==> flow/design.v <==
module spi_transactor (
    input wire clk,
    input wire rst_n,
    input wire spi_clk_rising,
    input wire spi_clk_falling,
    input wire start,
    input wire [7:0] tx_data,
    output reg [7:0] rx_data,
    output reg done,
    output wire active,
    output reg spi_mosi,
    input wire spi_miso
);
    reg [7:0] tx_shift;
    reg [7:0] rx_shift;
    reg [3:0] bit_cnt;
    reg busy;
    assign active = busy;
    always @(posedge clk or negedge rst_n) begin
        if (!rst_n) begin
            spi_mosi <= 1'b1;
            rx_data  <= 8'h00;
            tx_shift <= 8'h00;
            rx_shift <= 8'h00;
            bit_cnt  <= 4'd0;
            done     <= 1'b0;
            busy     <= 1'b0;
        end else begin
            done <= 1'b0;
            if (start && !busy) begin
                busy     <= 1'b1;
                tx_shift <= tx_data;
                rx_shift <= 8'h00;
                bit_cnt  <= 4'd0;
                spi_mosi <= tx_data[7];   
            end
            else if (busy) begin
                if (spi_clk_rising) begin
                    rx_shift <= {rx_shift[6:0], spi_miso};
                    bit_cnt  <= bit_cnt + 1'd1;
                end
                if (spi_clk_falling) begin
                    if (bit_cnt == 4'd8) begin
                        rx_data  <= rx_shift;
                        done     <= 1'b1;
                        busy     <= 1'b0;
                        spi_mosi <= 1'b1;
                    end else begin
                        tx_shift <= {tx_shift[6:0], 1'b0};
                        spi_mosi <= tx_shift[6];
                    end
                end
            end
        end
    end
endmodule
module SD_Controller (
    input  wire        clk,
    input  wire        rst_n,
    input  wire [511:0] write_data,
    input  wire        write_data_ready,
    output reg  [511:0] read_data,
    output reg         read_ready,
    output reg         ready,
    output wire        spi_clk,
    output wire        spi_cs_n,
    output wire        spi_mosi,
    input  wire        spi_miso
);
parameter CLK_DIV            = 5;
parameter POWERUP_CLK_CYCLES = 80;
parameter CMD_RETRY_MAX      = 2000;
parameter BLOCK_BYTES        = 64;
parameter READ_TIMEOUT       = 1024;
reg [3:0] clk_div_cnt;
reg       spi_clk_reg;
reg       spi_clk_rise_reg;
reg       spi_clk_fall_reg;
wire      spi_active;
assign    spi_clk = spi_clk_reg;
always @(posedge clk or negedge rst_n) begin
    if (!rst_n) begin
        clk_div_cnt       <= 4'd0;
        spi_clk_reg       <= 1'b0;
        spi_clk_rise_reg  <= 1'b0;
        spi_clk_fall_reg  <= 1'b0;
    end else begin
        spi_clk_rise_reg  <= 1'b0;
        spi_clk_fall_reg  <= 1'b0;
        if (!spi_active) begin
            clk_div_cnt       <= 4'd0;
            spi_clk_reg       <= 1'b0;
        end else if (clk_div_cnt == (CLK_DIV-1)) begin
            clk_div_cnt       <= 4'd0;
            spi_clk_reg       <= ~spi_clk_reg;
            if (~spi_clk_reg) spi_clk_rise_reg <= 1'b1;
            else              spi_clk_fall_reg <= 1'b1;
        end else begin
            clk_div_cnt <= clk_div_cnt + 1'd1;
        end
    end
end
reg        tx_start;
reg  [7:0] tx_data;
wire [7:0] rx_data;
wire       tx_done;
wire       spi_mosi_wire;
assign     spi_mosi = spi_mosi_wire;
spi_transactor u_spi (
    .clk            (clk),
    .rst_n          (rst_n),
    .spi_clk_rising (spi_clk_rise_reg),
    .spi_clk_falling(spi_clk_fall_reg),
    .start          (tx_start),
    .tx_data        (tx_data),
    .rx_data        (rx_data),
    .done           (tx_done),
    .active         (spi_active),
    .spi_mosi       (spi_mosi_wire),
    .spi_miso       (spi_miso)
);
reg spi_cs_n_reg;
assign spi_cs_n = spi_cs_n_reg;
localparam
    S_IDLE          = 8'd0,
    S_POWERUP       = 8'd1,
    S_CMD0          = 8'd2, S_CMD0_SEND = 8'd3, S_CMD0_WAIT = 8'd4,
    S_CMD8          = 8'd5, S_CMD8_SEND = 8'd6, S_CMD8_WAIT = 8'd7,
    S_CMD59         = 8'd8, S_CMD59_SEND = 8'd9, S_CMD59_WAIT = 8'd10,
    S_CMD55         = 8'd11, S_CMD55_SEND = 8'd12, S_CMD55_WAIT = 8'd13,
    S_ACMD41        = 8'd14, S_ACMD41_SEND = 8'd15, S_ACMD41_WAIT = 8'd16,
    S_CMD58         = 8'd17, S_CMD58_SEND = 8'd18, S_CMD58_WAIT = 8'd19,
    S_CMD16         = 8'd20, S_CMD16_SEND = 8'd21, S_CMD16_WAIT = 8'd22,
    S_READ_CMD      = 8'd23, S_READ_SEND = 8'd24, S_READ_WAIT = 8'd25,
    S_READ_TOKEN    = 8'd26,
    S_READ_DATA     = 8'd27,
    S_WRITE_WAIT    = 8'd28,
    S_WRITE_CMD     = 8'd29, S_WRITE_SEND = 8'd30, S_WRITE_RWAIT = 8'd31,
    S_WRITE_TOKEN   = 8'd32,
    S_WRITE_DATA    = 8'd33,
    S_WRITE_RESP    = 8'd34,
    S_WRITE_BUSY    = 8'd35,
    S_ERROR         = 8'd99;
reg [15:0] powerup_cnt;
reg [15:0] retry_cnt;
reg [15:0] byte_cnt;
reg  [6:0] block_idx;
reg [15:0] timeout;
reg        waiting;
reg        is_sd2;
reg  [7:0] r7_resp[0:4];
reg [31:0] block_addr;
wire [7:0] write_byte;
reg  [7:0] rx_byte;
reg        resp_valid;
reg  [3:0] resp_idx;
reg  [7:0] resp_retry_cnt;
reg [15:0] resp_timeout_cnt;
reg  [7:0] resp_mask;
reg  [7:0] resp_value;
reg  [3:0] resp_bytes_needed;
reg  [7:0] next_state_after_resp;
integer i;
assign write_byte = write_data[511 - 8*block_idx[5:0] -: 8];
always @(posedge clk or negedge rst_n) begin
    if (!rst_n) rx_byte <= 8'hFF;
    else if (tx_done) rx_byte <= rx_data;
end
reg [7:0] state;
always @(posedge clk or negedge rst_n) begin
    if (!rst_n) begin
        state            <= S_IDLE;
        spi_cs_n_reg     <= 1'b1;
        tx_start         <= 1'b0;
        ready            <= 1'b0;
        read_ready       <= 1'b0;
        powerup_cnt      <= 16'd0;
        retry_cnt        <= 16'd0;
        byte_cnt         <= 16'd0;
        block_idx        <= 7'd0;
        timeout          <= 16'd0;
        waiting          <= 1'b0;
        is_sd2           <= 1'b0;
        block_addr       <= 32'd0;
        read_data        <= 512'd0;
        resp_idx         <= 4'd0;
        resp_valid       <= 1'b0;
        resp_retry_cnt   <= 8'd0;
        resp_timeout_cnt <= 16'd0;
        for (i = 0; i < 5; i = i + 1) r7_resp[i] <= 8'd0;
    end else begin
        tx_start   <= 1'b0;
        read_ready <= 1'b0;
        resp_valid <= 1'b0;
        case (state)
            S_IDLE: begin
                ready        <= 1'b0;
                spi_cs_n_reg <= 1'b1;
                state        <= S_POWERUP;
            end
            S_POWERUP: begin
                spi_cs_n_reg <= 1'b1;
                if (powerup_cnt < POWERUP_CLK_CYCLES) begin
                    if (!waiting) begin
                        tx_data  <= 8'hFF;
                        tx_start <= 1'b1;
                        waiting  <= 1'b1;
                    end else if (tx_done) begin
                        waiting     <= 1'b0;
                        powerup_cnt <= powerup_cnt + 1'd1;
                    end
                end else begin
                    state <= S_CMD0;
                end
            end
            S_CMD0: begin
                spi_cs_n_reg <= 1'b0;
                byte_cnt     <= 16'd0;
                waiting      <= 1'b0;
                resp_retry_cnt <= 8'd0;
                resp_timeout_cnt <= 16'd0;
                state        <= S_CMD0_SEND;
            end
            S_CMD0_SEND: begin
                if (!waiting && byte_cnt < 6) begin
                    case (byte_cnt)
                        0: tx_data <= 8'h40;
                        1: tx_data <= 8'h00;
                        2: tx_data <= 8'h00;
                        3: tx_data <= 8'h00;
                        4: tx_data <= 8'h00;
                        5: tx_data <= 8'h95;
                    endcase
                    tx_start <= 1'b1;
                    waiting  <= 1'b1;
                    byte_cnt <= byte_cnt + 1'd1;
                end else if (tx_done && waiting) begin
                    waiting <= 1'b0;
                    if (byte_cnt == 6) begin
                        resp_mask          <= 8'hFF;
                        resp_value         <= 8'h01;
                        resp_bytes_needed  <= 4'd1;
                        next_state_after_resp <= S_CMD8;
                        state              <= S_CMD0_WAIT;
                    end
                end
            end
            S_CMD0_WAIT: begin
                if (!waiting) begin
                    tx_data  <= 8'hFF;
                    tx_start <= 1'b1;
                    waiting  <= 1'b1;
                    resp_timeout_cnt <= resp_timeout_cnt + 1'd1;
                end else if (tx_done) begin
                    waiting <= 1'b0;
                    if (rx_byte != 8'hFF) begin
                        resp_timeout_cnt <= 16'd0;
                        if ((rx_byte & resp_mask) == resp_value) begin
                            r7_resp[0] <= rx_byte;
                            state      <= next_state_after_resp;
                        end else resp_retry_cnt <= resp_retry_cnt + 1'd1;
                    end else if (resp_timeout_cnt > 16'd1000) begin
                        resp_retry_cnt <= resp_retry_cnt + 1'd1;
                    end
                    if (resp_retry_cnt >= 8'd10) begin
                        retry_cnt <= retry_cnt + 1'd1;
                        if (retry_cnt > CMD_RETRY_MAX) state <= S_ERROR;
                        else state <= S_CMD0;
                    end
                end
            end
            S_CMD8: begin
                spi_cs_n_reg <= 1'b0;
                byte_cnt     <= 16'd0;
                waiting      <= 1'b0;
                resp_retry_cnt <= 8'd0;
                resp_timeout_cnt <= 16'd0;
                state        <= S_CMD8_SEND;
            end
            S_CMD8_SEND: begin
                if (!waiting && byte_cnt < 6) begin
                    case (byte_cnt)
                        0: tx_data <= 8'h48;
                        1: tx_data <= 8'h00;
                        2: tx_data <= 8'h00;
                        3: tx_data <= 8'h01;
                        4: tx_data <= 8'hAA;
                        5: tx_data <= 8'h87;
                    endcase
                    tx_start <= 1'b1;
                    waiting  <= 1'b1;
                    byte_cnt <= byte_cnt + 1'd1;
                end else if (tx_done && waiting) begin
                    waiting <= 1'b0;
                    if (byte_cnt == 6) begin
                        resp_mask          <= 8'hFF;
                        resp_value         <= 8'h01;
                        resp_bytes_needed  <= 4'd5;
                        next_state_after_resp <= S_CMD59;
                        resp_idx           <= 4'd0;
                        state              <= S_CMD8_WAIT;
                    end
                end
            end
            S_CMD8_WAIT: begin
                if (!waiting) begin
                    tx_data  <= 8'hFF;
                    tx_start <= 1'b1;
                    waiting  <= 1'b1;
                    resp_timeout_cnt <= resp_timeout_cnt + 1'd1;
                end else if (tx_done) begin
                    waiting <= 1'b0;
                    if (rx_byte != 8'hFF) begin
                        resp_timeout_cnt <= 16'd0;
                        if ((rx_byte & resp_mask) == resp_value) begin
                            r7_resp[resp_idx] <= rx_byte;
                            if (resp_idx == resp_bytes_needed-1) begin
                                if (r7_resp[0]==8'h01 && r7_resp[3]==8'h01 && r7_resp[4]==8'hAA)
                                    is_sd2 <= 1'b1;
                                state <= next_state_after_resp;
                            end else begin
                                resp_idx <= resp_idx + 1'd1;
                            end
                        end else resp_retry_cnt <= resp_retry_cnt + 1'd1;
                    end else if (resp_timeout_cnt > 16'd1000) begin
                        resp_retry_cnt <= resp_retry_cnt + 1'd1;
                    end
                    if (resp_retry_cnt >= 8'd10) begin
                        retry_cnt <= retry_cnt + 1'd1;
                        if (retry_cnt > CMD_RETRY_MAX) state <= S_ERROR;
                        else state <= S_CMD0;
                    end
                end
            end
            S_CMD59: begin
                spi_cs_n_reg <= 1'b0;
                byte_cnt     <= 16'd0;
                waiting      <= 1'b0;
                state        <= S_CMD59_SEND;
            end
            S_CMD59_SEND: begin
                if (!waiting && byte_cnt < 6) begin
                    case (byte_cnt)
                        0: tx_data <= 8'h7B;
                        1: tx_data <= 8'h00;
                        2: tx_data <= 8'h00;
                        3: tx_data <= 8'h00;
                        4: tx_data <= 8'h00;
                        5: tx_data <= 8'h01;
                    endcase
                    tx_start <= 1'b1;
                    waiting  <= 1'b1;
                    byte_cnt <= byte_cnt + 1'd1;
                end else if (tx_done && waiting) begin
                    waiting <= 1'b0;
                    if (byte_cnt == 6) begin
                        resp_mask          <= 8'hFF;
                        resp_value         <= 8'h00;
                        resp_bytes_needed  <= 4'd1;
                        next_state_after_resp <= S_CMD55;
                        state              <= S_CMD59_WAIT;
                    end
                end
            end
            S_CMD59_WAIT: begin
                if (!waiting) begin
                    tx_data  <= 8'hFF;
                    tx_start <= 1'b1;
                    waiting  <= 1'b1;
                    resp_timeout_cnt <= resp_timeout_cnt + 1'd1;
                end else if (tx_done) begin
                    waiting <= 1'b0;
                    if (rx_byte != 8'hFF) begin
                        resp_timeout_cnt <= 16'd0;
                        if ((rx_byte & resp_mask) == resp_value) begin
                            state <= next_state_after_resp;
                        end else resp_retry_cnt <= resp_retry_cnt + 1'd1;
                    end else if (resp_timeout_cnt > 16'd1000) begin
                        resp_retry_cnt <= resp_retry_cnt + 1'd1;
                    end
                    if (resp_retry_cnt >= 8'd10) begin
                        retry_cnt <= retry_cnt + 1'd1;
                        if (retry_cnt > CMD_RETRY_MAX) state <= S_ERROR;
                        else state <= S_CMD0;
                    end
                end
            end
            S_CMD55: begin
                spi_cs_n_reg <= 1'b0;
                byte_cnt     <= 16'd0;
                waiting      <= 1'b0;
                state        <= S_CMD55_SEND;
            end
            S_CMD55_SEND: begin
                if (!waiting && byte_cnt < 6) begin
                    case (byte_cnt)
                        0: tx_data <= 8'h77;
                        1: tx_data <= 8'h00;
                        2: tx_data <= 8'h00;
                        3: tx_data <= 8'h00;
                        4: tx_data <= 8'h00;
                        5: tx_data <= 8'h65;
                    endcase
                    tx_start <= 1'b1;
                    waiting  <= 1'b1;
                    byte_cnt <= byte_cnt + 1'd1;
                end else if (tx_done && waiting) begin
                    waiting <= 1'b0;
                    if (byte_cnt == 6) begin
                        resp_mask          <= 8'hFF;
                        resp_value         <= 8'h01;
                        resp_bytes_needed  <= 4'd1;
                        next_state_after_resp <= S_ACMD41;
                        state              <= S_CMD55_WAIT;
                    end
                end
            end
            S_CMD55_WAIT: begin
                if (!waiting) begin
                    tx_data  <= 8'hFF;
                    tx_start <= 1'b1;
                    waiting  <= 1'b1;
                    resp_timeout_cnt <= resp_timeout_cnt + 1'd1;
                end else if (tx_done) begin
                    waiting <= 1'b0;
                    if (rx_byte != 8'hFF) begin
                        resp_timeout_cnt <= 16'd0;
                        if ((rx_byte & resp_mask) == resp_value) begin
                            state <= next_state_after_resp;
                        end else resp_retry_cnt <= resp_retry_cnt + 1'd1;
                    end else if (resp_timeout_cnt > 16'd1000) begin
                        resp_retry_cnt <= resp_retry_cnt + 1'd1;
                    end
                    if (resp_retry_cnt >= 8'd10) begin
                        retry_cnt <= retry_cnt + 1'd1;
                        if (retry_cnt > CMD_RETRY_MAX) state <= S_ERROR;
                        else state <= S_CMD0;
                    end
                end
            end
            S_ACMD41: begin
                spi_cs_n_reg <= 1'b0;
                byte_cnt     <= 16'd0;
                waiting      <= 1'b0;
                retry_cnt    <= retry_cnt + 1'd1;
                if (retry_cnt > CMD_RETRY_MAX) state <= S_ERROR;
                else state <= S_ACMD41_SEND;
            end
            S_ACMD41_SEND: begin
                if (!waiting && byte_cnt < 6) begin
                    case (byte_cnt)
                        0: tx_data <= 8'h69;
                        1: tx_data <= is_sd2 ? 8'h40 : 8'h00;
                        2: tx_data <= 8'h00;
                        3: tx_data <= 8'h00;
                        4: tx_data <= 8'h00;
                        5: tx_data <= 8'h01;
                    endcase
                    tx_start <= 1'b1;
                    waiting  <= 1'b1;
                    byte_cnt <= byte_cnt + 1'd1;
                end else if (tx_done && waiting) begin
                    waiting <= 1'b0;
                    if (byte_cnt == 6) begin
                        resp_mask          <= 8'hFF;
                        resp_value         <= 8'h00;
                        resp_bytes_needed  <= 4'd1;
                        next_state_after_resp <= S_CMD58;
                        state              <= S_ACMD41_WAIT;
                    end
                end
            end
            S_ACMD41_WAIT: begin
                if (!waiting) begin
                    tx_data  <= 8'hFF;
                    tx_start <= 1'b1;
                    waiting  <= 1'b1;
                    resp_timeout_cnt <= resp_timeout_cnt + 1'd1;
                end else if (tx_done) begin
                    waiting <= 1'b0;
                    if (rx_byte != 8'hFF) begin
                        resp_timeout_cnt <= 16'd0;
                        if ((rx_byte & resp_mask) == resp_value) begin
                            state <= next_state_after_resp;
                        end else resp_retry_cnt <= resp_retry_cnt + 1'd1;
                    end else if (resp_timeout_cnt > 16'd1000) begin
                        resp_retry_cnt <= resp_retry_cnt + 1'd1;
                    end
                    if (resp_retry_cnt >= 8'd10) begin
                        retry_cnt <= retry_cnt + 1'd1;
                        if (retry_cnt > CMD_RETRY_MAX) state <= S_ERROR;
                        else state <= S_CMD0;
                    end
                end
            end
            S_CMD58: begin
                spi_cs_n_reg <= 1'b0;
                byte_cnt     <= 16'd0;
                waiting      <= 1'b0;
                state        <= S_CMD58_SEND;
            end
            S_CMD58_SEND: begin
                if (!waiting && byte_cnt < 6) begin
                    case (byte_cnt)
                        0: tx_data <= 8'h7A;
                        1: tx_data <= 8'h00;
                        2: tx_data <= 8'h00;
                        3: tx_data <= 8'h00;
                        4: tx_data <= 8'h00;
                        5: tx_data <= 8'hFF;
                    endcase
                    tx_start <= 1'b1;
                    waiting  <= 1'b1;
                    byte_cnt <= byte_cnt + 1'd1;
                end else if (tx_done && waiting) begin
                    waiting <= 1'b0;
                    if (byte_cnt == 6) begin
                        resp_mask          <= 8'hFF;
                        resp_value         <= 8'h00;
                        resp_bytes_needed  <= 4'd5;
                        next_state_after_resp <= S_CMD16;
                        resp_idx           <= 4'd0;
                        state              <= S_CMD58_WAIT;
                    end
                end
            end
            S_CMD58_WAIT: begin
                if (!waiting) begin
                    tx_data  <= 8'hFF;
                    tx_start <= 1'b1;
                    waiting  <= 1'b1;
                    resp_timeout_cnt <= resp_timeout_cnt + 1'd1;
                end else if (tx_done) begin
                    waiting <= 1'b0;
                    if (rx_byte != 8'hFF) begin
                        resp_timeout_cnt <= 16'd0;
                        if ((rx_byte & resp_mask) == resp_value) begin
                            r7_resp[resp_idx] <= rx_byte;
                            if (resp_idx == resp_bytes_needed-1) state <= next_state_after_resp;
                            else resp_idx <= resp_idx + 1'd1;
                        end else resp_retry_cnt <= resp_retry_cnt + 1'd1;
                    end else if (resp_timeout_cnt > 16'd1000) begin
                        resp_retry_cnt <= resp_retry_cnt + 1'd1;
                    end
                    if (resp_retry_cnt >= 8'd10) begin
                        retry_cnt <= retry_cnt + 1'd1;
                        if (retry_cnt > CMD_RETRY_MAX) state <= S_ERROR;
                        else state <= S_CMD0;
                    end
                end
            end
            S_CMD16: begin
                spi_cs_n_reg <= 1'b0;
                byte_cnt     <= 16'd0;
                waiting      <= 1'b0;
                state        <= S_CMD16_SEND;
            end
            S_CMD16_SEND: begin
                if (!waiting && byte_cnt < 6) begin
                    case (byte_cnt)
                        0: tx_data <= 8'h50;
                        1: tx_data <= 8'h00;
                        2: tx_data <= 8'h00;
                        3: tx_data <= 8'h00;
                        4: tx_data <= 8'h40;    
                        5: tx_data <= 8'hFF;
                    endcase
                    tx_start <= 1'b1;
                    waiting  <= 1'b1;
                    byte_cnt <= byte_cnt + 1'd1;
                end else if (tx_done && waiting) begin
                    waiting <= 1'b0;
                    if (byte_cnt == 6) begin
                        resp_mask          <= 8'hFF;
                        resp_value         <= 8'h00;
                        resp_bytes_needed  <= 4'd1;
                        next_state_after_resp <= S_READ_CMD;
                        state              <= S_CMD16_WAIT;
                    end
                end
            end
            S_CMD16_WAIT: begin
                if (!waiting) begin
                    tx_data  <= 8'hFF;
                    tx_start <= 1'b1;
                    waiting  <= 1'b1;
                    resp_timeout_cnt <= resp_timeout_cnt + 1'd1;
                end else if (tx_done) begin
                    waiting <= 1'b0;
                    if (rx_byte != 8'hFF) begin
                        resp_timeout_cnt <= 16'd0;
                        if ((rx_byte & resp_mask) == resp_value) begin
                            state <= next_state_after_resp;
                        end else resp_retry_cnt <= resp_retry_cnt + 1'd1;
                    end else if (resp_timeout_cnt > 16'd1000) begin
                        resp_retry_cnt <= resp_retry_cnt + 1'd1;
                    end
                    if (resp_retry_cnt >= 8'd10) begin
                        retry_cnt <= retry_cnt + 1'd1;
                        if (retry_cnt > CMD_RETRY_MAX) state <= S_ERROR;
                        else state <= S_CMD0;
                    end
                end
            end
            S_READ_CMD: begin
                spi_cs_n_reg <= 1'b0;
                byte_cnt     <= 16'd0;
                block_idx    <= 7'd0;
                timeout      <= 16'd0;
                read_data    <= 512'd0;
                waiting      <= 1'b0;
                state        <= S_READ_SEND;
            end
            S_READ_SEND: begin
                if (!waiting && byte_cnt < 6) begin
                    case (byte_cnt)
                        0: tx_data <= 8'h51;
                        1: tx_data <= block_addr[23:16];
                        2: tx_data <= block_addr[15:8];
                        3: tx_data <= block_addr[7:0];
                        4: tx_data <= 8'h00;
                        5: tx_data <= 8'h01;
                    endcase
                    tx_start <= 1'b1;
                    waiting  <= 1'b1;
                    byte_cnt <= byte_cnt + 1'd1;
                end else if (tx_done && waiting) begin
                    waiting <= 1'b0;
                    if (byte_cnt == 6) begin
                        resp_mask          <= 8'hFF;
                        resp_value         <= 8'h00;
                        resp_bytes_needed  <= 4'd1;
                        next_state_after_resp <= S_READ_TOKEN;
                        state              <= S_READ_WAIT;
                    end
                end
            end
            S_READ_WAIT: begin
                if (!waiting) begin
                    tx_data  <= 8'hFF;
                    tx_start <= 1'b1;
                    waiting  <= 1'b1;
                    resp_timeout_cnt <= resp_timeout_cnt + 1'd1;
                end else if (tx_done) begin
                    waiting <= 1'b0;
                    if (rx_byte != 8'hFF) begin
                        resp_timeout_cnt <= 16'd0;
                        if ((rx_byte & resp_mask) == resp_value) begin
                            state <= next_state_after_resp;
                        end else resp_retry_cnt <= resp_retry_cnt + 1'd1;
                    end else if (resp_timeout_cnt > 16'd1000) begin
                        resp_retry_cnt <= resp_retry_cnt + 1'd1;
                    end
                    if (resp_retry_cnt >= 8'd10) begin
                        retry_cnt <= retry_cnt + 1'd1;
                        if (retry_cnt > CMD_RETRY_MAX) state <= S_ERROR;
                        else state <= S_CMD0;
                    end
                end
            end
            S_READ_TOKEN: begin
                if (!waiting) begin
                    tx_data  <= 8'hFF;
                    tx_start <= 1'b1;
                    waiting  <= 1'b1;
                end else if (tx_done) begin
                    waiting <= 1'b0;
                    if (rx_byte == 8'hFE) begin
                        block_idx <= 7'd0;
                        state     <= S_READ_DATA;
                    end else begin
                        timeout <= timeout + 1'd1;
                        if (timeout > READ_TIMEOUT) state <= S_ERROR;
                    end
                end
            end
            S_READ_DATA: begin
                if (!waiting) begin
                    tx_data  <= 8'hFF;
                    tx_start <= 1'b1;
                    waiting  <= 1'b1;
                end else if (tx_done) begin
                    waiting <= 1'b0;
                    read_data[511 - 8*block_idx -: 8] <= rx_byte;
                    if (block_idx == 7'd63) state <= S_WRITE_WAIT;
                    else block_idx <= block_idx + 1'd1;
                end
            end
            S_WRITE_WAIT: begin
                ready <= 1'b1;
                if (write_data_ready) begin
                    ready        <= 1'b0;
                    spi_cs_n_reg <= 1'b0;
                    byte_cnt     <= 16'd0;
                    block_idx    <= 7'd0;
                    waiting      <= 1'b0;
                    state        <= S_WRITE_CMD;
                end
            end
            S_WRITE_CMD: begin
                state <= S_WRITE_SEND;
            end
            S_WRITE_SEND: begin
                if (!waiting && byte_cnt < 6) begin
                    case (byte_cnt)
                        0: tx_data <= 8'h58;
                        1: tx_data <= block_addr[23:16];
                        2: tx_data <= block_addr[15:8];
                        3: tx_data <= block_addr[7:0];
                        4: tx_data <= 8'h00;
                        5: tx_data <= 8'h01;
                    endcase
                    tx_start <= 1'b1;
                    waiting  <= 1'b1;
                    byte_cnt <= byte_cnt + 1'd1;
                end else if (tx_done && waiting) begin
                    waiting <= 1'b0;
                    if (byte_cnt == 6) begin
                        resp_mask          <= 8'hFF;
                        resp_value         <= 8'h00;
                        resp_bytes_needed  <= 4'd1;
                        next_state_after_resp <= S_WRITE_TOKEN;
                        state              <= S_WRITE_RWAIT;
                    end
                end
            end
            S_WRITE_RWAIT: begin
                if (!waiting) begin
                    tx_data  <= 8'hFF;
                    tx_start <= 1'b1;
                    waiting  <= 1'b1;
                    resp_timeout_cnt <= resp_timeout_cnt + 1'd1;
                end else if (tx_done) begin
                    waiting <= 1'b0;
                    if (rx_byte != 8'hFF) begin
                        resp_timeout_cnt <= 16'd0;
                        if ((rx_byte & resp_mask) == resp_value) begin
                            state <= next_state_after_resp;
                        end else resp_retry_cnt <= resp_retry_cnt + 1'd1;
                    end else if (resp_timeout_cnt > 16'd1000) begin
                        resp_retry_cnt <= resp_retry_cnt + 1'd1;
                    end
                    if (resp_retry_cnt >= 8'd10) begin
                        retry_cnt <= retry_cnt + 1'd1;
                        if (retry_cnt > CMD_RETRY_MAX) state <= S_ERROR;
                        else state <= S_CMD0;
                    end
                end
            end
            S_WRITE_TOKEN: begin
                if (!waiting) begin
                    tx_data  <= 8'hFE;
                    tx_start <= 1'b1;
                    waiting  <= 1'b1;
                end else if (tx_done) begin
                    waiting <= 1'b0;
                    state   <= S_WRITE_DATA;
                end
            end
            S_WRITE_DATA: begin
                if (!waiting) begin
                    tx_data  <= write_byte;
                    tx_start <= 1'b1;
                    waiting  <= 1'b1;
                end else if (tx_done) begin
                    waiting <= 1'b0;
                    if (block_idx == 7'd63) state <= S_WRITE_RESP;
                    else block_idx <= block_idx + 1'd1;
                end
            end
            S_WRITE_RESP: begin
                if (!waiting) begin
                    tx_data  <= 8'hFF;
                    tx_start <= 1'b1;
                    waiting  <= 1'b1;
                end else if (tx_done) begin
                    waiting <= 1'b0;
                    if ((rx_byte & 8'h1F) == 8'h05) state <= S_WRITE_BUSY;
                end
            end
            S_WRITE_BUSY: begin
                if (!waiting) begin
                    tx_data  <= 8'hFF;
                    tx_start <= 1'b1;
                    waiting  <= 1'b1;
                end else if (tx_done) begin
                    waiting <= 1'b0;
                    if (rx_byte == 8'hFF) begin
                        block_addr <= block_addr + 32'd64;
                        spi_cs_n_reg <= 1'b1;
                        read_ready   <= 1'b1;
                        state        <= S_READ_CMD;
                    end
                end
            end
            S_ERROR: begin
                ready        <= 1'b0;
                spi_cs_n_reg <= 1'b1;
            end
            default: state <= S_ERROR;
        endcase
    end
end
endmodule
module regfile_1024bit (
    input  wire         clk,        
    input  wire         rw,         
    input  wire         sel,        
    input  wire [511:0] data_in,    
    output reg  [511:0] data_out    
);
    reg [1023:0] regfile;
    always @(posedge clk) begin
        if (rw) begin
            if (sel) begin
                regfile[1023:512] <= data_in;   
            end else begin
                regfile[511:0]   <= data_in;    
	    end
        end else begin
            if (sel) begin
                data_out <= regfile[1023:512];  
            end else begin 
                data_out <= regfile[511:0];     
       	    end 
	end
    end
endmodule
module xorEncr (clk, rst, start, rw_flag, done,
sd_data_in, sd_data_out, sd_data_valid, sd_ready, 
reg_file_rw, reg_file_sel, reg_file_data_out);
    parameter DATA_WIDTH = 512; 
    parameter KEY_WIDTH = 512; 
    input wire clk;
    input wire rst;
    input wire start;  
    input wire rw_flag;  
    output wire done;  
    input wire [DATA_WIDTH-1:0] sd_data_in;  
    output reg [DATA_WIDTH-1:0] sd_data_out;  
    input wire sd_data_valid;  
    input wire sd_ready;  
    output reg reg_file_rw;  
    output reg reg_file_sel;  
    input wire [KEY_WIDTH-1:0] reg_file_data_out;  
    localparam IDLE            = 4'b0000;
    localparam READ_DATA       = 4'b0001;
    localparam READ_KEY        = 4'b0010;
    localparam WAIT_KEY        = 4'b0011;
    localparam ENCRYPT         = 4'b0100;
    localparam WRITE_ENCRYPTED = 4'b0101;
    localparam READ_ENCRYPTED  = 4'b0110;
    localparam DECRYPT         = 4'b0111;
    localparam WRITE_DECRYPTED = 4'b1000;
    localparam DONE_STATE      = 4'b1001;
    reg [3:0] state, next_state;
    reg [DATA_WIDTH-1:0] data_buffer;       
    reg [KEY_WIDTH-1:0] key_buffer;         
    reg [DATA_WIDTH-1:0] result_buffer;     
    assign done = (state == DONE_STATE);   
    always @(posedge clk) begin
        if (rst) begin
            state <= IDLE;
            data_buffer <= {DATA_WIDTH{1'b0}};
            key_buffer <= {KEY_WIDTH{1'b0}};
            result_buffer <= {DATA_WIDTH{1'b0}};
        end else begin
            state <= next_state;
            case (state)
                READ_DATA: begin
                    if (sd_data_valid)
                        data_buffer <= sd_data_in;   
                end
                READ_ENCRYPTED: begin
                    if (sd_data_valid)
                        data_buffer <= sd_data_in;   
                end
                WAIT_KEY: begin
                    key_buffer <= reg_file_data_out;   
                end
                ENCRYPT: begin
                    result_buffer <= data_buffer ^ key_buffer;   
                end
                DECRYPT: begin
                    result_buffer <= data_buffer ^ key_buffer;   
                end
            endcase
        end
    end
    always @(*) begin
        next_state = state;
        sd_data_out = result_buffer;
        reg_file_rw = 1'b0;
        reg_file_sel = 1'b0;
        case (state)
            IDLE: begin
                if (start) begin
                    if (rw_flag == 1'b1)
                        next_state = READ_DATA;       
                    else
                        next_state = READ_ENCRYPTED;  
                end
            end
            READ_DATA: begin
                if (sd_data_valid)
                    next_state = READ_KEY;
            end
            READ_KEY: begin
                reg_file_rw = 1'b0;    
                reg_file_sel = 1'b0;   
                next_state = WAIT_KEY;
            end
            WAIT_KEY: begin
                next_state = ENCRYPT;
            end
            ENCRYPT: begin
                next_state = WRITE_ENCRYPTED;
            end
            WRITE_ENCRYPTED: begin
                sd_data_out = result_buffer;   
                if (sd_ready)
                    next_state = DONE_STATE;
            end
            READ_ENCRYPTED: begin
                if (sd_data_valid)
                    next_state = READ_KEY;
            end
            DECRYPT: begin
                next_state = WRITE_DECRYPTED;
            end
            WRITE_DECRYPTED: begin
                sd_data_out = result_buffer;   
                if (sd_ready)
                    next_state = DONE_STATE;
            end
            DONE_STATE: begin
                next_state = IDLE;
            end
            default: begin
                next_state = IDLE;
            end
        endcase
    end
endmodule
module sd_encr_device (
    input wire clk,                     
    input wire rst,                     
    input wire start,                   
    input wire rw_flag,                 
    output wire done,                   
    output wire sd_clk,
    output wire sd_cs_n,
    output wire sd_mosi,
    input  wire sd_miso,
    input wire key_rw,                  
    input wire key_sel,                 
    input wire [511:0] key_data_in,     
    output wire [511:0] key_data_out    
);
    wire sd_ready;
    wire sd_read_ready;
    wire sd_write_data_ready;
    wire [511:0] sd_data_in;
    wire [511:0] sd_data_out;
    reg xor_start;
    wire xor_done;
    wire [511:0] xor_sd_data_in;
    wire xor_sd_data_valid;
    wire xor_sd_ready;
    wire [511:0] xor_sd_data_out;
    wire reg_file_rw;
    wire reg_file_sel;
    wire [511:0] reg_file_data_out;
    reg sd_write_trigger;
    SD_Controller u_sd_controller (
        .clk              (clk),
        .rst_n            (~rst),
        .write_data       (sd_data_out),
        .write_data_ready (sd_write_data_ready),
        .read_data        (sd_data_in),
        .read_ready       (sd_read_ready),
        .ready            (sd_ready),
        .spi_clk          (sd_clk),
        .spi_cs_n         (sd_cs_n),
        .spi_mosi         (sd_mosi),
        .spi_miso         (sd_miso)
    );
    xorEncr #(
        .DATA_WIDTH(512),
        .KEY_WIDTH(512)
    ) u_xor_encr (
        .clk              (clk),
        .rst              (rst),
        .start            (xor_start),
        .rw_flag          (rw_flag),
        .done             (xor_done),
        .sd_data_in       (xor_sd_data_in),
        .sd_data_out      (xor_sd_data_out),
        .sd_data_valid    (xor_sd_data_valid),
        .sd_ready         (xor_sd_ready),
        .reg_file_rw      (reg_file_rw),
        .reg_file_sel     (reg_file_sel),
        .reg_file_data_out(reg_file_data_out)
    );
    regfile_1024bit u_regfile (
        .clk        (clk),
        .rw         (key_rw | reg_file_rw),         
        .sel        (key_sel & ~reg_file_rw),       
        .data_in    (key_data_in),
        .data_out   (key_data_out)
    );
    assign reg_file_data_out = key_data_out;
    localparam T_IDLE        = 3'd0;
    localparam T_WAIT_SD     = 3'd1;
    localparam T_TRIGGER_XOR = 3'd2;
    localparam T_WAIT_XOR    = 3'd3;
    localparam T_TRIGGER_SD  = 3'd4;
    localparam T_DONE        = 3'd5;
    reg [2:0] top_state, top_next;
    always @(posedge clk or posedge rst) begin
        if (rst)
            top_state <= T_IDLE;
        else
            top_state <= top_next;
    end
    always @(*) begin
        top_next = top_state;
        xor_start = 1'b0;
        sd_write_trigger = 1'b0;
        case (top_state)
            T_IDLE: begin
                if (start && sd_ready) begin
                    top_next = T_WAIT_SD;
                end
            end
            T_WAIT_SD: begin
                if (rw_flag) begin  
                    if (sd_ready)
                        top_next = T_TRIGGER_XOR;
                end else begin 
                    top_next = T_TRIGGER_XOR;
                end
            end
            T_TRIGGER_XOR: begin
                xor_start = 1'b1;
                top_next = T_WAIT_XOR;
            end
            T_WAIT_XOR: begin
                if (xor_done) begin
                    if (rw_flag)  
                        top_next = T_TRIGGER_SD;
                    else         
                        top_next = T_TRIGGER_SD;
                end
            end
            T_TRIGGER_SD: begin
                sd_write_trigger = 1'b1;
                if (sd_ready)
                    top_next = T_DONE;
            end
            T_DONE: begin
                top_next = T_IDLE;
            end
            default: top_next = T_IDLE;
        endcase
    end
    assign xor_sd_data_in    = sd_data_in;
    assign xor_sd_data_valid = sd_ready;
    assign xor_sd_ready      = sd_ready;
    assign sd_data_out       = xor_sd_data_out;
    assign sd_write_data_ready = sd_write_trigger;
    assign done = (top_state == T_DONE);
endmodule
### Reports on sd_encr_device

The steps from the RTL of sd_encr_device to its reports follow in flow order.
Line numbers count from 1 in the design file above.
Operators: Yosys type, input widths -> output width; for muxes data width and select width s.
The mark -- stands for no value.

| set-up | value |
|---|---|
| top | sd_encr_device |
| clock | clk |
| library | sky130hd |
| timing corner | tt_025C_1v80 |

### After elaboration

Yosys after proc, flatten, opt, wreduce and memory -nomap, before mapping. Print and check cells are not counted.

| word-level totals | value |
|---|---|
| register bits after elaboration | 3840 |
| input bits | 519 |
| output and inout port bits | 516 |

| operators by class | value |
|---|---|
| equality and inequality tests | 194 |
| reductions and logical operators | 84 |
| muxes and demuxes | 259 |
| shift operators | 3 |
| bitwise logic cells | 10 |
| magnitude comparators | 6 |
| add/sub/neg operators | 19 |

Operators by type and width:

| operator | number |
|---|---|
| $mux 512 | 5 |
| $mux 8 | 137 |
| $pmux 512 s2 | 1 |
| $shiftx 512x32->8 | 1 |
| $and 512x512->512 | 1 |
| $or 512x512->512 | 1 |
| $xor 512x512->512 | 1 |
| $not 512->512 | 1 |
| $shift 8x33->512 | 1 |
| $shift 8x33->512 const A | 1 |
| $pmux 8 s30 | 1 |
| $mux 16 | 11 |
| $ne 2x1->1 const B | 73 |
| $eq 8x5->1 const B | 16 |
| $pmux 8 s13 | 1 |
| $mux 7 | 14 |
| $pmux 8 s6 | 2 |
| $pmux 16 s2 | 3 |
| $pmux 8 s3 | 4 |
| $mux 4 | 22 |
| $add 16x1->16 const B | 5 |
| $pmux 8 s9 | 1 |
| $add 32x1->32 const B | 2 |
| $sub 32x4->32 const B | 2 |
| $eq 8x4->1 const B | 8 |
| $pmux 8 s4 | 2 |
| $ne 2x2->1 const B | 30 |
| $reduce_and 56->1 | 1 |

Not listed: further kinds 91, cells in them 227.

### Logic depth

Longest topological path by Yosys (ltp), each cell counted once; first at word level (registers and memories cut), then after technology mapping (sequential cells cut; the memories' decode and read muxes count).

| depth | value |
|---|---|
| depth in word-level cells | 11 |
| ABC_AREA | 0 |
| mapped depth | 13 |
| mapped depth without buffers | 11 |

### Synthesis result

Source: synth_stat.txt of the flow (Yosys; design flattened, memories mapped). It holds for the ABC_AREA given above (unset counts as 0); a run with the other value may have another netlist.
Totals and module areas in this step are rounded.

Cell types:

| type | number | area in all (um2) |
|---|---|---|
| sky130_fd_sc_hd__edfxtp_1 | 1551 | 4.66E+04 |
| sky130_fd_sc_hd__dfxtp_1 | 1548 | 3.1E+04 |
| sky130_fd_sc_hd__dfrtp_1 | 705 | 1.76E+04 |
| sky130_fd_sc_hd__mux2_2 | 537 | 6047.05 |
| sky130_fd_sc_hd__mux2i_1 | 570 | 5.71E+03 |
| sky130_fd_sc_hd__xnor2_1 | 558 | 4.89E+03 |
| sky130_fd_sc_hd__a22o_1 | 525 | 4598.16 |
| sky130_fd_sc_hd__nand2_1 | 1185 | 4.45E+03 |
| sky130_fd_sc_hd__nor2_1 | 1183 | 4.44E+03 |
| sky130_fd_sc_hd__a211oi_1 | 530 | 3.98E+03 |
| sky130_fd_sc_hd__a21oi_1 | 624 | 3.12E+03 |
| sky130_fd_sc_hd__mux4_2 | 120 | 2.7E+03 |
| sky130_fd_sc_hd__clkbuf_1 | 555 | 2.08E+03 |
| sky130_fd_sc_hd__ha_1 | 30 | 375.36 |
| sky130_fd_sc_hd__o21ai_0 | 71 | 355.341 |
| sky130_fd_sc_hd__buf_1 | 89 | 334.07 |
| sky130_fd_sc_hd__nand3_1 | 59 | 295.283 |
| sky130_fd_sc_hd__dfstp_2 | 11 | 289.027 |

Not listed: further types 75, cells in them 625.

| mapped netlist | value |
|---|---|
| sequential part of the area | 95500 um2 |
| buffers | 694 |
| chip area (Yosys) | 143000 um2 |
| flip-flop cells | 3815 |
| standard cells after synthesis | 11076 |

The figures by module come from a second, unflattened synthesis with its own total; it is not the netlist above.

| unflattened totals | value |
|---|---|
| cells (unflattened synthesis) | 11015 |
| area (unflattened synthesis) | 154000 um2 |

Each row is one instance without its submodules.

Modules:

| module | times used | area (um2) | cells |
|---|---|---|---|
| xorEncr | 1 | 64700 | 6121 |
| regfile_1024bit | 1 | 54300 | 2108 |
| SD_Controller | 1 | 33400 | 2671 |
| spi_transactor | 1 | 1390 | 95 |
| sd_encr_device | 1 | 231 | 20 |

### Timing after synthesis

Source: OpenSTA report_checks on the synthesized netlist (no wires, ideal clock, input and output delay 20% of the period each), path of least setup slack; recovery checks are left aside. Register names are those of the netlist, which keeps one name where synthesis merged equal registers.

| timing post-synthesis | value |
|---|---|
| path kind | input to register |
| from | in key_rw |
| to | reg u_regfile.regfile[0] |
| launch time at the first pin | 2.000 ns |
| arrival | 74.331 ns |
| slack | -72.305 ns |
| delay of the path | 80.304 ns |
| stages on the path | 2 |
| buffers on the path | 0 |
| clock period | 10.0 ns |
| setup time | 7.973 ns |
| synthesis period reached | 82.305 ns |

"delay of the path" = arrival - input delay + setup time.
"stages on the path" counts driving pins, that of a launching flip-flop among them; a cell with two outputs on the path counts twice.
"synthesis period reached" = period - worst setup slack (recovery checks aside). The figure is calculated, with input and output delays left at 20% of the set period.
Between the ends stands the longest chain of elaborated cells between them, by number of cells; it is not shown to be the way that was timed. Of several equally long chains one is given.
A line is the first line of the expression or statement that the cell stems from. Yosys adds cells for indexed reads and writes and turns some case tables into memories.

| between the ends, post-synthesis | value |
|---|---|
| path through | sky130_fd_sc_hd__inv_1 sky130_fd_sc_hd__nor2_1 |
| length of the longest elaborated chain | 1 |

RTL lines, path post-synthesis:

| element | line | source |
|---|---|---|
| from (decl) | 955 | `input wire key_rw,` |
| $reduce_and 2->1 | -- |  |
| to (assign) | 818 | `regfile[511:0]   <= data_in;` |
| to (decl) | 812 | `reg [1023:0] regfile;` |

### Worst path after layout

Path of least setup slack in the final report of job 1 (OpenROAD, finished layout, wires in). Where an end is a register, its clock arrival counts in the times.

| timing post-layout | value |
|---|---|
| path kind | register to register |
| from | reg u_sd_controller.block_idx[0] |
| to | reg u_sd_controller.read_data[363] |
| stages on the path | 12 |
| setup time | 0.11 ns |
| slack | 1.36 ns |
| launch time at the first pin | 0.96 ns |
| arrival | 6.49 ns |
| buffers on the path | 0 |
| clock period | 7.04 ns |

Between the ends stands the longest chain of elaborated cells between them, by number of cells; it is not shown to be the way that was timed. Of several equally long chains one is given.
A register here has more assigning lines than the two given.
Where a signal picks the word or bit written, the line may be left out of the assigning lines.

| between the ends, post-layout | value |
|---|---|
| path through | sky130_fd_sc_hd__dfrtp_4 sky130_fd_sc_hd__ha_1 sky130_fd_sc_hd__nand3_1 sky130_fd_sc_hd__or3_1 sky130_fd_sc_hd__ha_1 sky130_fd_sc_hd__nor4_1 sky130_fd_sc_hd__a22oi_1 sky130_fd_sc_hd__nor4_2 sky130_fd_sc_hd__nand2_2 sky130_fd_sc_hd__nor2_4 sky130_fd_sc_hd__a21oi_1 sky130_fd_sc_hd__a22o_1 |
| length of the longest elaborated chain | 11 |

RTL lines, path post-layout:

| element | line | source |
|---|---|---|
| from (decl) | 147 | `reg  [6:0] block_idx;` |
| from (assign) | 686 | `else block_idx <= block_idx + 1'd1;` |
| from (assign) | 768 | `else block_idx <= block_idx + 1'd1;` |
| $sub 9x10->11 | 684 | `read_data[511 - 8*block_idx -: 8] <= rx_byte;` |
| $add 32x1->32 | 684 |  |
| $sub 32x4->32 | 684 |  |
| $neg 32->33 | 684 |  |
| $shift 8x33->512 | 684 |  |
| $not 512->512 | 684 |  |
| $and 512x512->512 | 684 |  |
| $or 512x512->512 | 684 |  |
| $mux 512 | 682 | `end else if (tx_done) begin` |
| $mux 512 | 678 | `if (!waiting) begin` |
| $pmux 512 s2 | 195 | `case (state)` |
| to (assign) | 185 | `read_data        <= 512'd0;` |
| to (assign) | 610 | `read_data    <= 512'd0;` |
| to (decl) | 62 | `output reg  [511:0] read_data,` |

Lab notebook: sd_encr_device

Measured results for sd_encr_device: 3 stored runs of the Yosys and OpenROAD flow on sky130hd. The settings differ; the order carries no meaning. The constraints put input and output delay at 20% of the set period each and load the outputs with 0.01 pF.
"period reached" means the clock period less the worst setup slack. The figure is calculated, with input and output delays left at 20% of the set period.
"worst setup path time" = time allowed to the worst setup path (clock period - input delay - output delay, where it has them) - its slack; a late launch clock adds to it, a late capture clock takes from it.
"power consumption" is the tool's figure for a default switching activity; nothing was simulated.
The results are shown rounded.

#### Job 1

| setting | value |
|---|---|
| CORE_UTILIZATION | `45` |
| PLACE_DENSITY_LB_ADDON | `0.2` |
| period_ns | `7.04` |
| CAP_MARGIN | `20` |
| CORE_MARGIN | `2` |
| SLEW_MARGIN | `20` |

| result | value |
|---|---|
| full die area | 323000 um2 |
| post-route worst hold slack | 0.379 ns |
| standard-cell area after routing | 171000 um2 |
| period reached | 5.684 ns |
| summed negative setup slack | 0.000 ns |
| power consumption | 47.3 mW |
| setup slack of the worst path | 1.36 ns |
| worst setup path time | 5.68 ns |
| class of the worst setup path | register to register |
| utilization in the final report | 0.539 |
| post-synthesis cell area | 143000 um2 |

#### Job 2

| setting | value |
|---|---|
| CAP_MARGIN | `40` |
| CTS_CLUSTER_SIZE | `40` |
| GPL_TIMING_DRIVEN | `0` |
| MAX_ROUTING_LAYER | `met4` |
| MIN_ROUTING_LAYER | `met2` |
| PLACE_DENSITY_LB_ADDON | `0.17` |
| SETUP_SLACK_MARGIN | `-1.0` |
| SLEW_MARGIN | `5` |
| TNS_END_PERCENT | `85` |
| period_ns | `10.0` |
| CORE_MARGIN | `2` |
| CORE_UTILIZATION | `40` |

| result | value |
|---|---|
| full die area | 363000 um2 |
| post-route worst hold slack | 0.433 ns |
| standard-cell area after routing | 179000 um2 |
| period reached | 6.848 ns |
| summed negative setup slack | 0.000 ns |
| power consumption | 34.6 mW |
| setup slack of the worst path | 3.15 ns |
| worst setup path time | 6.85 ns |
| class of the worst setup path | register to register |
| utilization in the final report | 0.502 |
| post-synthesis cell area | 143000 um2 |

#### Job 3

| setting | value |
|---|---|
| CAP_MARGIN | `40` |
| CELL_PAD_IN_SITES_DETAIL_PLACEMENT | `2` |
| CTS_CLUSTER_SIZE | `15` |
| GPL_TIMING_DRIVEN | `0` |
| MAX_ROUTING_LAYER | `met4` |
| MIN_ROUTING_LAYER | `met1` |
| PLACE_DENSITY_LB_ADDON | `0.17` |
| SETUP_SLACK_MARGIN | `-1.0` |
| SLEW_MARGIN | `5` |
| TNS_END_PERCENT | `85` |
| period_ns | `10.0` |
| CORE_MARGIN | `2` |
| CORE_UTILIZATION | `40` |

| result | value |
|---|---|
| full die area | 363000 um2 |
| post-route worst hold slack | 0.465 ns |
| standard-cell area after routing | 177000 um2 |
| period reached | 5.940 ns |
| summed negative setup slack | 0.000 ns |
| power consumption | 34.7 mW |
| setup slack of the worst path | 4.06 ns |
| worst setup path time | 3.94 ns |
| class of the worst setup path | input to register |
| utilization in the final report | 0.498 |
| post-synthesis cell area | 143000 um2 |
